==> flow/design.v <==
module vDFFE(clk, load, in, out);
  parameter n=1;
  input clk, load;
  input [n-1:0] in;
  output [n-1:0] out;
  reg [n-1:0] out;
  reg [n-1:0] vDFF_in;
  always@(*)
    vDFF_in = (load) ? in : out;
  always @(posedge clk)
    out <= vDFF_in;
endmodule
module shifter(in, shift, sout);
	input [15:0] in;
	input [1:0] shift;
	output reg [15:0] sout;
	always@(*) begin
		case(shift)
			2'b00: sout = in;
			2'b01: sout = in << 1;
			2'b10: sout = in >> 1;
			2'b11: begin
				sout = in >> 1;
				sout[15] = in[15];
			end
			default: sout = in;
		endcase
	end
endmodule
module ALU(Ain, Bin, ALUop, out, Z);
	input [15:0] Ain, Bin;
	input [1:0] ALUop;
	output reg Z;
	output reg [15:0] out;
	always@(*) begin
		casex(ALUop)
			2'b00: out = Ain + Bin;
			2'b01: out = Ain - Bin;
			2'b10: out = Ain & Bin;
			2'b11: out = ~Bin;
			default: out = 16'bxxxxxxxxxxxxxxxx;
		endcase
		Z = (out == 16'b0) ? 1'b1 : 1'b0;
	end
endmodule
module regfile(data_in, writenum, write, readnum, clk, data_out);
	input [15:0] data_in;
	input [2:0] writenum, readnum;
	input write, clk;
	output reg [15:0] data_out;
	reg [7:0] writenum_out, readnum_out;
	reg [15:0] R0, R1, R2, R3, R4, R5, R6, R7;
	always@(*) begin
		writenum_out = 8'b0;
		case(writenum)
			3'b000: writenum_out[0] = 1'b1;
			3'b001: writenum_out[1] = 1'b1;
			3'b010: writenum_out[2] = 1'b1;
			3'b011: writenum_out[3] = 1'b1;
			3'b100: writenum_out[4] = 1'b1;
			3'b101: writenum_out[5] = 1'b1;
			3'b110: writenum_out[6] = 1'b1;
			3'b111: writenum_out[7] = 1'b1;
			default: writenum_out = 8'b0;
		endcase
	end
	always@(posedge clk) begin
		if(write) begin
			case(writenum_out)
				8'b00000001: R0 <= data_in;
				8'b00000010: R1 <= data_in;
				8'b00000100: R2 <= data_in;
				8'b00001000: R3 <= data_in;
				8'b00010000: R4 <= data_in;
				8'b00100000: R5 <= data_in;
				8'b01000000: R6 <= data_in;
				8'b10000000: R7 <= data_in;
				default: {R0, R1, R2, R3, R4, R5, R6, R7} <= {8'b0, 8'b0, 8'b0, 8'b0, 8'b0, 8'b0, 8'b0, 8'b0};
			endcase
		end
	end
	always@(*) begin
		readnum_out = 8'b0;
		case(readnum)
			3'b000: readnum_out[0] = 1'b1;
			3'b001: readnum_out[1] = 1'b1;
			3'b010: readnum_out[2] = 1'b1;
			3'b011: readnum_out[3] = 1'b1;
			3'b100: readnum_out[4] = 1'b1;
			3'b101: readnum_out[5] = 1'b1;
			3'b110: readnum_out[6] = 1'b1;
			3'b111: readnum_out[7] = 1'b1;
			default: readnum_out = 8'b0;
		endcase
	end
	always@(*) begin
		case(readnum_out)
			8'b00000001: data_out = R0;
			8'b00000010: data_out = R1;
			8'b00000100: data_out = R2;
			8'b00001000: data_out = R3;
			8'b00010000: data_out = R4;
			8'b00100000: data_out = R5;
			8'b01000000: data_out = R6;
			8'b10000000: data_out = R7;
			default: data_out = 16'b0;
		endcase
	end
endmodule
module datapath(clk,readnum,vsel,loada,loadb,shift,asel,bsel,ALUop,loadc,loads,writenum,write,mdata,PC,sximm5,sximm8,Z_out,datapath_out);
  input clk;
  input [2:0] readnum, writenum;
  input [1:0] ALUop, shift;
  input write, loada, loadb, asel, bsel, loadc, loads;
  input [1:0] vsel;
  input [15:0] sximm5, sximm8, mdata;
  input [7:0] PC;
  output [15:0] datapath_out;
  output [2:0] Z_out;
  wire [15:0] data_out;
  wire [15:0] out;
  wire [15:0] sout;
  wire Z;
  wire [15:0] in;
  wire [15:0] in_loadA;
  wire [15:0] datapath_out;
  wire [2:0] Z_out;
  reg [15:0] data_in;
  reg [15:0] Ain;
  reg [15:0] Bin;
  reg [2:0] status_in;
  regfile REGFILE(.data_in(data_in),.writenum(writenum),.write(write),.readnum(readnum),.clk(clk),.data_out(data_out));
  ALU U2(.Ain(Ain),.Bin(Bin),.ALUop(ALUop),.out(out),.Z(Z));
  shifter U1(.in(in),.shift(shift),.sout(sout));
  always@(*)begin   
    case(vsel)
      2'b00: data_in = datapath_out;
      2'b01: data_in = {8'b0, PC};
      2'b10: data_in = sximm8;
      2'b11: data_in = mdata;
      default: data_in = 16'b0;
    endcase
  end
  always@(*)begin
    if(asel == 1'b1)  
      Ain = 16'b0000000000000000;
    else
      Ain = in_loadA;
  end
  always@(*)begin
    if(bsel == 1'b1)  
      Bin = sximm5;
    else
      Bin = sout;
  end
  always@(*) begin
    status_in[2] = (Ain[15]^Bin[15]) ? 0 : (out[15]^Ain[15]);
    status_in[1] = out[15];
    status_in[0] = Z;
  end
  vDFFE #(16) A(clk, loada, data_out, in_loadA);
  vDFFE #(16) B(clk, loadb, data_out, in);
  vDFFE #(16) C(clk, loadc, out, datapath_out);
  vDFFE #(3) STATUS(clk, loads, status_in, Z_out);
endmodule
module cpu(clk, reset, s, load, in, out, N, V, Z, w);
    input clk, reset, s, load;
    input [15:0] in;
    output [15:0] out;
    output reg N, V, Z, w;
    parameter Swait = 4'b0000, Sdecode = 4'b0001, SgetA = 4'b0010, SgetB = 4'b0011, Swrite = 4'b0100, Srewrite = 4'b0101, Salu = 4'b0110, Sshift = 4'b0111, Sloadout = 4'b1000;
    wire [15:0] decoder_in;
    reg [1:0] op, shift;
    reg [15:0] sximm5, sximm8;
    reg [2:0] opcode, readnum, writenum;
    reg [3:0] state;
    reg [2:0] nsel;
    reg [1:0] vsel;
    reg loada, loadb, asel, bsel, loadc, loads, write;
    wire [2:0] Z_out;
    vDFFE #(16) Instruct_Reg(clk, load, in, decoder_in);
    always@(*) begin
        op = decoder_in[12:11];
        sximm5 = { {11{decoder_in[4]}}, decoder_in[4:0] };
        sximm8 = { {8{decoder_in[7]}}, decoder_in[7:0] };
        shift = decoder_in[4:3];
        opcode = decoder_in[15:13];
    end
    always@(*)begin
       case(nsel)
            3'b001: begin
                readnum = decoder_in[2:0];
                writenum = decoder_in[2:0];
            end  
            3'b010: begin
                readnum = decoder_in[7:5];
                writenum = decoder_in[7:5];
            end  
            3'b100: begin
                readnum = decoder_in[10:8];
                writenum = decoder_in[10:8];
            end  
            default: {readnum, writenum} = 3'b0;
        endcase 
    end
    reg [3:0] state_t;
    reg w_t;
    reg [2:0] nsel_t;
    reg [1:0] vsel_t;
    reg loada_t, loadb_t, asel_t, bsel_t, loadc_t, loads_t, write_t;
    always @(posedge clk) begin
        {state_t, w_t, nsel_t, vsel_t} = {state, w, nsel, vsel};
        {loada_t, loadb_t, asel_t, bsel_t, loadc_t, loads_t, write_t} = {loada, loadb, asel, bsel, loadc, loads, write};
        if(reset == 1'b1) {w_t, state_t} = {1'b1, Swait};
        else begin
            case(state_t)
                Sdecode: begin
                    if(opcode == 3'b110 && op == 2'b10) {w_t, state_t} = {1'b0, Swrite};
                    else {w_t, state_t} = {1'b0, SgetA};
                end
                Swrite: state_t = Swait;
                Swait: begin 
                    state_t = (s == 1'b1) ? Sdecode : Swait;
                    w_t = ~s;
                end
                SgetA: state_t = SgetB;
                SgetB: begin
                    if(opcode == 3'b110 && op == 2'b0) state_t = Sshift;
                    else if(opcode == 3'b101) state_t = Salu;
                end
                Salu: state_t = Sloadout;
                Sshift: state_t = Sloadout;
                Sloadout: state_t = Srewrite;
                Srewrite: state_t = Swait;
                default: {state_t, w_t} = {Swait, 1'b1};
            endcase
        end
        case(state_t)
            SgetA: {nsel_t, loada_t, loadb_t} = {3'b100, 1'b1, 1'b0};
            SgetB: {nsel_t, loadb_t, loada_t} = {3'b001, 1'b1, 1'b0};
            Salu: {asel_t, bsel_t} = {1'b0, 1'b0};
            Sshift: {asel_t, bsel_t} = {1'b1, 1'b0};
            Sloadout: {loadc_t, loads_t} = {1'b1, 1'b1};
            Srewrite: {vsel_t, nsel_t, write_t} = {2'b0, 3'b010, 1'b1};
            Swrite: {vsel_t, nsel_t, write_t} = {2'b10, 3'b100, 1'b1};
            default: begin 
                {nsel_t, vsel_t} = {3'b0, 2'b0};
                {loada_t, loadb_t, loadc_t, loads_t, asel_t, bsel_t, write_t} = 1'b0;
            end
        endcase
        {state, w, nsel, vsel} <= {state_t, w_t, nsel_t, vsel_t};
        {loada, loadb, asel, bsel, loadc, loads, write} <= {loada_t, loadb_t, asel_t, bsel_t, loadc_t, loads_t, write_t};
    end
    datapath DP(
        .clk(clk), 
        .readnum(readnum), 
        .vsel(vsel), 
        .loada(loada), 
        .loadb(loadb), 
        .shift(shift),
        .asel(asel),
        .bsel(bsel),
        .ALUop(op),
        .loadc(loadc),
        .loads(loads),
        .writenum(writenum),
        .write(write),
        .mdata(16'b0),
        .PC(8'b0),
        .sximm5(sximm5),
        .sximm8(sximm8),
        .Z_out(Z_out),
        .datapath_out(out)
    );
    always @(*) begin
        V = Z_out[2];
        N = Z_out[1];
        Z = Z_out[0];
    end
endmodule
Wiki page: cpu / tool data

==> From RTL to reports: cpu <==
Each step is given for the RTL above and for the edited RTL.
Lines under "before" count in the file above, lines under "after" in the edited file.
"diff": "after" minus "before" as printed here.
{ "inputs": {"top_module": "cpu", "clock_port": "clk", "library": "sky130hd", "corner": "tt_025C_1v80"} }

==> Edit of the RTL <==
The edit as a unified diff against the file above.
The edit is scripted: it alters the design's behaviour and was not made to optimise anything.
begin of diff
@@ -50,5 +50,5 @@
 	output reg [15:0] data_out;
 	reg [7:0] writenum_out, readnum_out;
-	reg [15:0] R0, R1, R2, R3, R4, R5, R6, R7;
+	reg [14:0] R0, R1, R2, R3, R4, R5, R6, R7;
 	always@(*) begin
 		writenum_out = 8'b0;
end of diff

==> Word level <==
Counts by Yosys on the flattened word-level netlist (proc, flatten, opt, wreduce; memories kept). Register bits leave out memories and registers merged into their read ports (data or address). Print and check cells are left out.
Memory sizes are those after Yosys's memory passes, which may raise the word count (mostly to a power of two), join words into wider ones and drop unused or constant bits.
{ "bits": {"columns": ["item", "before", "after", "diff"], "rows": [
  ["register_bits", 210, 202, -8],
  ["romBits", 128, 128, 0],
  ["memories", 2, 2, 0],
  ["input_bits", 20, 20, 0],
  ["out_inout_bits", 20, 20, 0],
  ["elab_cells", 150, 150, 0]
]} }
{ "op_classes": {"columns": ["item", "before", "after", "diff"], "rows": [
  ["add_sub_neg", 2, 2, 0],
  ["equal", 45, 45, 0],
  ["muxes", 30, 30, 0],
  ["logic", 13, 13, 0],
  ["n_reduce_logical", 35, 35, 0]
]} }
{ "memory_table": {"columns": ["item", "before", "after"], "rows": [
  ["memory_list", "8x8 r1 w0; 8x8 r1 w0", "8x8 r1 w0; 8x8 r1 w0"]
]} }
{ "ops": {"columns": ["operator", "before", "after", "diff"], "rows": [
  ["parallel mux 16 bit (select 2 bit)", 8, 0, -8],
  ["parallel mux 15 bit (select 2 bit)", 0, 8, 8],
  ["parallel mux 15 bit (select 3 bit)", 1, 2, 1],
  ["parallel mux 16 bit (select 3 bit)", 1, 0, -1],
  ["parallel mux 16 bit (select 8 bit)", 1, 0, -1],
  ["parallel mux 15 bit (select 8 bit)", 0, 1, 1],
  ["inverter 1 bit", 9, 9, 0],
  ["OR reduction 7 bit", 9, 9, 0],
  ["== test 4 x 3 -> 1 bit with constant B", 8, 8, 0],
  ["AND reduction 2 bit", 8, 8, 0],
  ["== test 2 bit with constant B", 6, 6, 0],
  ["OR reduction 2 bit", 6, 6, 0],
  ["parallel mux 1 bit (select 2 bit)", 5, 5, 0],
  ["== test 4 x 2 -> 1 bit with constant B", 4, 4, 0],
  ["== test 2 x 1 -> 1 bit with constant B", 3, 3, 0],
  ["== test 3 bit with constant B", 3, 3, 0],
  ["logical NOT 2 bit", 3, 3, 0],
  ["two-way mux 4 bit", 3, 3, 0],
  ["OR reduction 5 bit", 3, 3, 0],
  ["== test 4 bit with constant B", 2, 2, 0],
  ["== test 8 x 1 -> 1 bit with constant B", 2, 2, 0],
  ["== test 8 x 2 -> 1 bit with constant B", 2, 2, 0],
  ["== test 8 x 3 -> 1 bit with constant B", 2, 2, 0],
  ["== test 8 x 4 -> 1 bit with constant B", 2, 2, 0],
  ["== test 8 x 5 -> 1 bit with constant B", 2, 2, 0],
  ["== test 8 x 6 -> 1 bit with constant B", 2, 2, 0],
  ["== test 8 x 7 -> 1 bit with constant B", 2, 2, 0],
  ["== test 8 bit with constant B", 2, 2, 0]
]} }
Not every row of either side is listed.

==> Logic depth <==
Yosys ltp: most cells in a row. Word level: on the elaborated netlist, between registers, memories and ports. Mapped: between sequential cells and ports; inverters and the memories' decode and read muxes count.
{ "depth": {"columns": ["item", "before", "after", "diff"], "rows": [
  ["word_depth", 8, 8, 0],
  ["ABC_AREA", "0", "0", null],
  ["depth_mapped", 20, 19, -1],
  ["mapped_depth_nobuf", 18, 17, -1]
]} }

==> Synthesis result <==
The flow's flattened synthesis, as Yosys stat reports it; memories are mapped. The netlist is that of the ABC_AREA named above (0 if unset); the other value can give another one.
{ "by_type": {"columns": ["cell_type", "before", "after", "diff"], "rows": [
  ["sky130_fd_sc_hd__a21oi_1", 65, 23, -42],
  ["sky130_fd_sc_hd__o21ai_0", 48, 26, -22],
  ["sky130_fd_sc_hd__a22oi_1", 26, 47, 21],
  ["sky130_fd_sc_hd__nand3_1", 12, 32, 20],
  ["sky130_fd_sc_hd__nand2_1", 83, 72, -11],
  ["sky130_fd_sc_hd__edfxtp_1", 199, 189, -10],
  ["sky130_fd_sc_hd__nor2_1", 169, 159, -10],
  ["sky130_fd_sc_hd__nor2b_1", 34, 25, -9],
  ["sky130_fd_sc_hd__xnor2_1", 16, 7, -9],
  ["sky130_fd_sc_hd__a2bb2oi_1", 9, 0, -9],
  ["sky130_fd_sc_hd__a21o_1", 3, 12, 9],
  ["sky130_fd_sc_hd__nand4_1", 5, 13, 8],
  ["sky130_fd_sc_hd__clkbuf_1", 31, 38, 7],
  ["sky130_fd_sc_hd__mux2i_1", 31, 24, -7],
  ["sky130_fd_sc_hd__nor3b_1", 2, 9, 7],
  ["sky130_fd_sc_hd__ha_1", 23, 17, -6],
  ["sky130_fd_sc_hd__xor2_1", 10, 16, 6],
  ["sky130_fd_sc_hd__mux2_2", 5, 11, 6]
]} }
Not every row of either side is listed.
{ "synth_totals": {"columns": ["item", "before", "after", "diff"], "rows": [
  ["mapped_cells", 926, 870, -56],
  ["area_um2", 10425.0, 9902.0, -523.0],
  ["seqArea_um2", 6256.0, 5955.7, -300.3],
  ["ffs", 213, 203, -10],
  ["buffers", 40, 50, 10]
]} }
The figures by module come from a second, unflattened synthesis with its own total; it is not the netlist above.
{ "hier_totals": {"columns": ["item", "before", "after", "diff"], "rows": [
  ["cells_unflattened", 889, 867, -22],
  ["area_unflattened_um2", 11649.9, 11295.8, -354.1]
]} }
Rows give one instance, submodules left out.
{ "modules_before": {"columns": ["mod", "instances", "cells", "area_um2", "mod_seq_area_um2"], "rows": [
  ["regfile", 1, 341, 5870.6, 3843.7],
  ["vDFFE #(n=16)", 4, 16, 480.5, 480.5],
  ["ALU", 1, 232, 1636.6, 0.0],
  ["cpu", 1, 97, 967.2, 440.4],
  ["datapath", 1, 77, 723.2, 0.0],
  ["shifter", 1, 75, 440.4, 0.0],
  ["vDFFE #(n=3)", 1, 3, 90.1, 90.1]
]} }
{ "modules_after": {"columns": ["mod", "instances", "cells", "area_um2", "mod_seq_area_um2"], "rows": [
  ["regfile", 1, 319, 5516.5, 3603.5],
  ["vDFFE #(n=16)", 4, 16, 480.5, 480.5],
  ["ALU", 1, 232, 1636.6, 0.0],
  ["cpu", 1, 97, 967.2, 440.4],
  ["datapath", 1, 77, 723.2, 0.0],
  ["shifter", 1, 75, 440.4, 0.0],
  ["vDFFE #(n=3)", 1, 3, 90.1, 90.1]
]} }

==> Path before layout <==
Path of least setup slack by OpenSTA after synthesis, without wires, with an ideal clock, recovery checks aside; 20% of the period is set as input and as output delay. Where synthesis merged equal registers, the netlist keeps one of their names.
{ "synth_path": {"columns": ["item", "before", "after", "diff"], "rows": [
  ["path_kind", "register -> register", "register -> register", null],
  ["start", "reg Instruct_Reg.out[3]", "reg Instruct_Reg.out[4]", null],
  ["end", "reg DP.STATUS.out[0]", "reg DP.STATUS.out[0]", null],
  ["tclk_ns", 8.0, 8.0, 0.0],
  ["setup_ns", 0.134, 0.260, 0.126],
  ["launch_ns", 0.000, 0.000, 0.000],
  ["arrival_ns", 3.878, 3.829, -0.049],
  ["required_ns", 7.866, 7.740, -0.126],
  ["setup_slack_ns", 3.988, 3.911, -0.077],
  ["path_delay_ns", 4.012, 4.089, 0.077],
  ["stages", 20, 20, 0],
  ["path_buffers", 1, 3, 2],
  ["synth_period_reached_ns", 4.012, 4.089, 0.077]
]} }
"path_delay_ns" is the arrival time less input delay plus setup time.
"stages" counts driving pins, that of a launching flip-flop among them; a cell with two outputs on the path counts twice.
"synth_period_reached_ns" = period - worst setup slack (recovery checks aside). The figure is calculated, with input and output delays left at 20% of the set period.
Between the ends stands the longest chain of elaborated cells between them, by number of cells; it is not shown to be the way that was timed. Of several equally long chains one is given.
Each line given opens the expression or statement behind the cell; cells for indexed reads and writes are added by Yosys, which also makes memories of some case tables.
{ "synth_between_before": {"cell_sequence": "sky130_fd_sc_hd__edfxtp_1 -> sky130_fd_sc_hd__inv_1 -> sky130_fd_sc_hd__ha_1 -> sky130_fd_sc_hd__buf_6 -> sky130_fd_sc_hd__o21ai_0 -> sky130_fd_sc_hd__o21ai_1 -> sky130_fd_sc_hd__inv_1 -> sky130_fd_sc_hd__ha_1 -> sky130_fd_sc_hd__a31oi_1 -> sky130_fd_sc_hd__nor2_1 -> sky130_fd_sc_hd__xor2_1 -> sky130_fd_sc_hd__ha_1 -> sky130_fd_sc_hd__and3_1 -> sky130_fd_sc_hd__o211ai_1 -> sky130_fd_sc_hd__nor2b_1 -> sky130_fd_sc_hd__o31ai_1 -> sky130_fd_sc_hd__nand2b_1 -> sky130_fd_sc_hd__mux2i_1 -> sky130_fd_sc_hd__or3_1 -> sky130_fd_sc_hd__and4bb_1", "elab_chain_len": 7, "cone_cells": 15, "lines_between": 7, "classes_between": "add/sub: 2; eq/ne: 3; mux: 4; logic: 2; reduce/logical: 4"} }
{ "synth_rtl_before": {"columns": ["item", "line", "text"], "rows": [
  ["start: declaration", 5, "output [n-1:0] out;"],
  ["start: assignment", 11, "out <= vDFF_in;"],
  ["== test 2 bit", 18, "case(shift)"],
  ["OR reduction 2 bit", null, null],
  ["parallel mux 15 bit (select 3 bit)", 18, null],
  ["subtractor 16 bit", 38, "2'b01: out = Ain - Bin;"],
  ["parallel mux 16 bit (select 4 bit)", 36, "casex(ALUop)"],
  ["logical NOT 16 bit", 43, "Z = (out == 16'b0) ? 1'b1 : 1'b0;"],
  ["two-way mux 1 bit", 43, null],
  ["end: assignment", 11, null],
  ["end: declaration", 5, null]
]} }
Nets of the timed path that keep an RTL name, with a line that drives or declares them; the list need not be complete.
{ "synth_named_nets_before": {"columns": ["net", "line"], "rows": [
  ["DP.C.in[15]", 36]
]} }
{ "synth_between_after": {"cell_sequence": "sky130_fd_sc_hd__edfxtp_1 -> sky130_fd_sc_hd__buf_4 -> sky130_fd_sc_hd__buf_2 -> sky130_fd_sc_hd__buf_2 -> sky130_fd_sc_hd__a22oi_1 -> sky130_fd_sc_hd__ha_1 -> sky130_fd_sc_hd__nand2_1 -> sky130_fd_sc_hd__or2_2 -> sky130_fd_sc_hd__o21ai_0 -> sky130_fd_sc_hd__xnor2_1 -> sky130_fd_sc_hd__ha_1 -> sky130_fd_sc_hd__nand2_1 -> sky130_fd_sc_hd__nor2_1 -> sky130_fd_sc_hd__o211a_1 -> sky130_fd_sc_hd__o211ai_1 -> sky130_fd_sc_hd__a21oi_1 -> sky130_fd_sc_hd__o21a_1 -> sky130_fd_sc_hd__or4_1 -> sky130_fd_sc_hd__a31oi_1 -> sky130_fd_sc_hd__nor3_2", "elab_chain_len": 7, "cone_cells": 15, "lines_between": 7, "classes_between": "add/sub: 2; eq/ne: 3; mux: 4; logic: 2; reduce/logical: 4"} }
{ "synth_rtl_after": {"columns": ["item", "line", "text"], "rows": [
  ["start: declaration", 5, "output [n-1:0] out;"],
  ["start: assignment", 11, "out <= vDFF_in;"],
  ["== test 2 bit", 18, "case(shift)"],
  ["OR reduction 2 bit", null, null],
  ["parallel mux 15 bit (select 3 bit)", 18, null],
  ["subtractor 16 bit", 38, "2'b01: out = Ain - Bin;"],
  ["parallel mux 16 bit (select 4 bit)", 36, "casex(ALUop)"],
  ["logical NOT 16 bit", 43, "Z = (out == 16'b0) ? 1'b1 : 1'b0;"],
  ["two-way mux 1 bit", 43, null],
  ["end: assignment", 11, null],
  ["end: declaration", 5, null]
]} }

==> Worst path after layout <==
From the final timing report of the runs of set A: the path of least setup slack in the routed layout; clock arrival at registers is part of the times.
{ "layout_path": {"columns": ["item", "before", "after", "diff"], "rows": [
  ["path_kind", "register -> register", "register -> register", null],
  ["start", "reg Instruct_Reg.out[4]", "reg Instruct_Reg.out[3]", null],
  ["end", "reg DP.STATUS.out[0]", "reg DP.STATUS.out[0]", null],
  ["tclk_ns", 8.0, 8.0, 0.0],
  ["setup_ns", 0.13, 0.25, 0.12],
  ["launch_ns", 0.51, 0.51, 0.00],
  ["arrival_ns", 5.38, 5.15, -0.23],
  ["required_ns", 8.37, 8.27, -0.10],
  ["setup_slack_ns", 3.00, 3.12, 0.12],
  ["stages", 18, 15, -3],
  ["path_buffers", 0, 0, 0]
]} }
Between the ends stands the longest chain of elaborated cells between them, by number of cells; it is not shown to be the way that was timed. Of several equally long chains one is given.
{ "layout_between_before": {"cell_sequence": "sky130_fd_sc_hd__edfxtp_1 -> sky130_fd_sc_hd__inv_1 -> sky130_fd_sc_hd__ha_1 -> sky130_fd_sc_hd__inv_1 -> sky130_fd_sc_hd__a2bb2oi_1 -> sky130_fd_sc_hd__nor3_2 -> sky130_fd_sc_hd__and3_1 -> sky130_fd_sc_hd__a21oi_1 -> sky130_fd_sc_hd__xnor2_1 -> sky130_fd_sc_hd__ha_1 -> sky130_fd_sc_hd__and3_1 -> sky130_fd_sc_hd__o211ai_1 -> sky130_fd_sc_hd__nor2b_1 -> sky130_fd_sc_hd__o31ai_1 -> sky130_fd_sc_hd__nand2b_1 -> sky130_fd_sc_hd__mux2i_1 -> sky130_fd_sc_hd__or3_1 -> sky130_fd_sc_hd__and4bb_1", "elab_chain_len": 7, "cone_cells": 15, "lines_between": 7, "classes_between": "add/sub: 2; eq/ne: 3; mux: 4; logic: 2; reduce/logical: 4"} }
{ "layout_rtl_before": {"columns": ["item", "line", "text"], "rows": [
  ["start: declaration", 5, "output [n-1:0] out;"],
  ["start: assignment", 11, "out <= vDFF_in;"],
  ["== test 2 bit", 18, "case(shift)"],
  ["OR reduction 2 bit", null, null],
  ["parallel mux 15 bit (select 3 bit)", 18, null],
  ["subtractor 16 bit", 38, "2'b01: out = Ain - Bin;"],
  ["parallel mux 16 bit (select 4 bit)", 36, "casex(ALUop)"],
  ["logical NOT 16 bit", 43, "Z = (out == 16'b0) ? 1'b1 : 1'b0;"],
  ["two-way mux 1 bit", 43, null],
  ["end: assignment", 11, null],
  ["end: declaration", 5, null]
]} }
Nets of the timed path that keep an RTL name, with a line that drives or declares them; the list need not be complete.
{ "layout_named_nets_before": {"columns": ["net", "line"], "rows": [
  ["DP.C.in[15]", 36]
]} }
{ "layout_between_after": {"cell_sequence": "sky130_fd_sc_hd__edfxtp_1 -> sky130_fd_sc_hd__mux2_2 -> sky130_fd_sc_hd__o32ai_1 -> sky130_fd_sc_hd__nand3_1 -> sky130_fd_sc_hd__nor3_1 -> sky130_fd_sc_hd__a21oi_1 -> sky130_fd_sc_hd__xor2_1 -> sky130_fd_sc_hd__ha_1 -> sky130_fd_sc_hd__a21o_1 -> sky130_fd_sc_hd__a21oi_1 -> sky130_fd_sc_hd__a21oi_1 -> sky130_fd_sc_hd__o21a_1 -> sky130_fd_sc_hd__or4_1 -> sky130_fd_sc_hd__a31oi_1 -> sky130_fd_sc_hd__nor3_2", "elab_chain_len": 7, "cone_cells": 15, "lines_between": 7, "classes_between": "add/sub: 2; eq/ne: 3; mux: 4; logic: 2; reduce/logical: 4"} }
{ "layout_rtl_after": {"columns": ["item", "line", "text"], "rows": [
  ["start: declaration", 5, "output [n-1:0] out;"],
  ["start: assignment", 11, "out <= vDFF_in;"],
  ["== test 2 bit", 18, "case(shift)"],
  ["OR reduction 2 bit", null, null],
  ["parallel mux 15 bit (select 3 bit)", 18, null],
  ["subtractor 16 bit", 38, "2'b01: out = Ain - Bin;"],
  ["parallel mux 16 bit (select 4 bit)", 36, "casex(ALUop)"],
  ["logical NOT 16 bit", 43, "Z = (out == 16'b0) ? 1'b1 : 1'b0;"],
  ["two-way mux 1 bit", 43, null],
  ["end: assignment", 11, null],
  ["end: declaration", 5, null]
]} }

==> Layout results <==
Both versions went through the flow (Yosys, OpenROAD) with the same settings in each pair. Constraints: input delay and output delay 20% of the set period each, output load 0.01 pF.
{ "flow_settings_set_A": {"CORE_UTILIZATION": 40, "period_ns": 8.0, "CAP_MARGIN": 20, "CORE_MARGIN": 2, "SLEW_MARGIN": 20} }
{ "results_set_A": {"columns": ["item", "before", "after", "diff"], "rows": [
  ["synthArea_um2", 10425.0, 9902.0, -523.0],
  ["die_area_um2", 27370.4, 26029.0, -1341.4],
  ["layout_stdcell_area_um2", 11907.7, 11254.5, -653.2],
  ["fin_ws_ns", 2.995, 3.122, 0.127],
  ["fin_tns_ns", 0.000, 0.000, 0.000],
  ["hold_ws_ns", 0.450, 0.460, 0.010],
  ["period_reached_ns", 5.005, 4.878, -0.127]
]} }
{ "flow_settings_set_B": {"CELL_PAD_IN_SITES_GLOBAL_PLACEMENT": 3, "CORE_ASPECT_RATIO": 1.77, "CORE_MARGIN": 6, "CORE_UTILIZATION": 50, "CTS_CLUSTER_DIAMETER": 234, "CTS_CLUSTER_SIZE": 46, "MAX_ROUTING_LAYER": "met5", "PLACE_DENSITY": 0.71, "SETUP_SLACK_MARGIN": -0.24, "period_ns": 3.77, "CAP_MARGIN": 20, "SLEW_MARGIN": 20} }
{ "results_set_B": {"columns": ["item", "before", "after", "diff"], "rows": [
  ["synthArea_um2", 10425.0, 9902.0, -523.0],
  ["die_area_um2", 24601.8, 23463.7, -1138.1],
  ["layout_stdcell_area_um2", 12653.4, 11644.9, -1008.5],
  ["fin_ws_ns", -0.376, -0.264, 0.112],
  ["fin_tns_ns", -1.156, -0.531, 0.625],
  ["hold_ws_ns", 0.492, 0.492, 0.000],
  ["period_reached_ns", 4.146, 4.034, -0.112]
]} }
By "period_reached_ns" is meant the clock period of the run minus its worst setup slack. This is arithmetic on one report: input and output delays are still those of the set period (20% each).
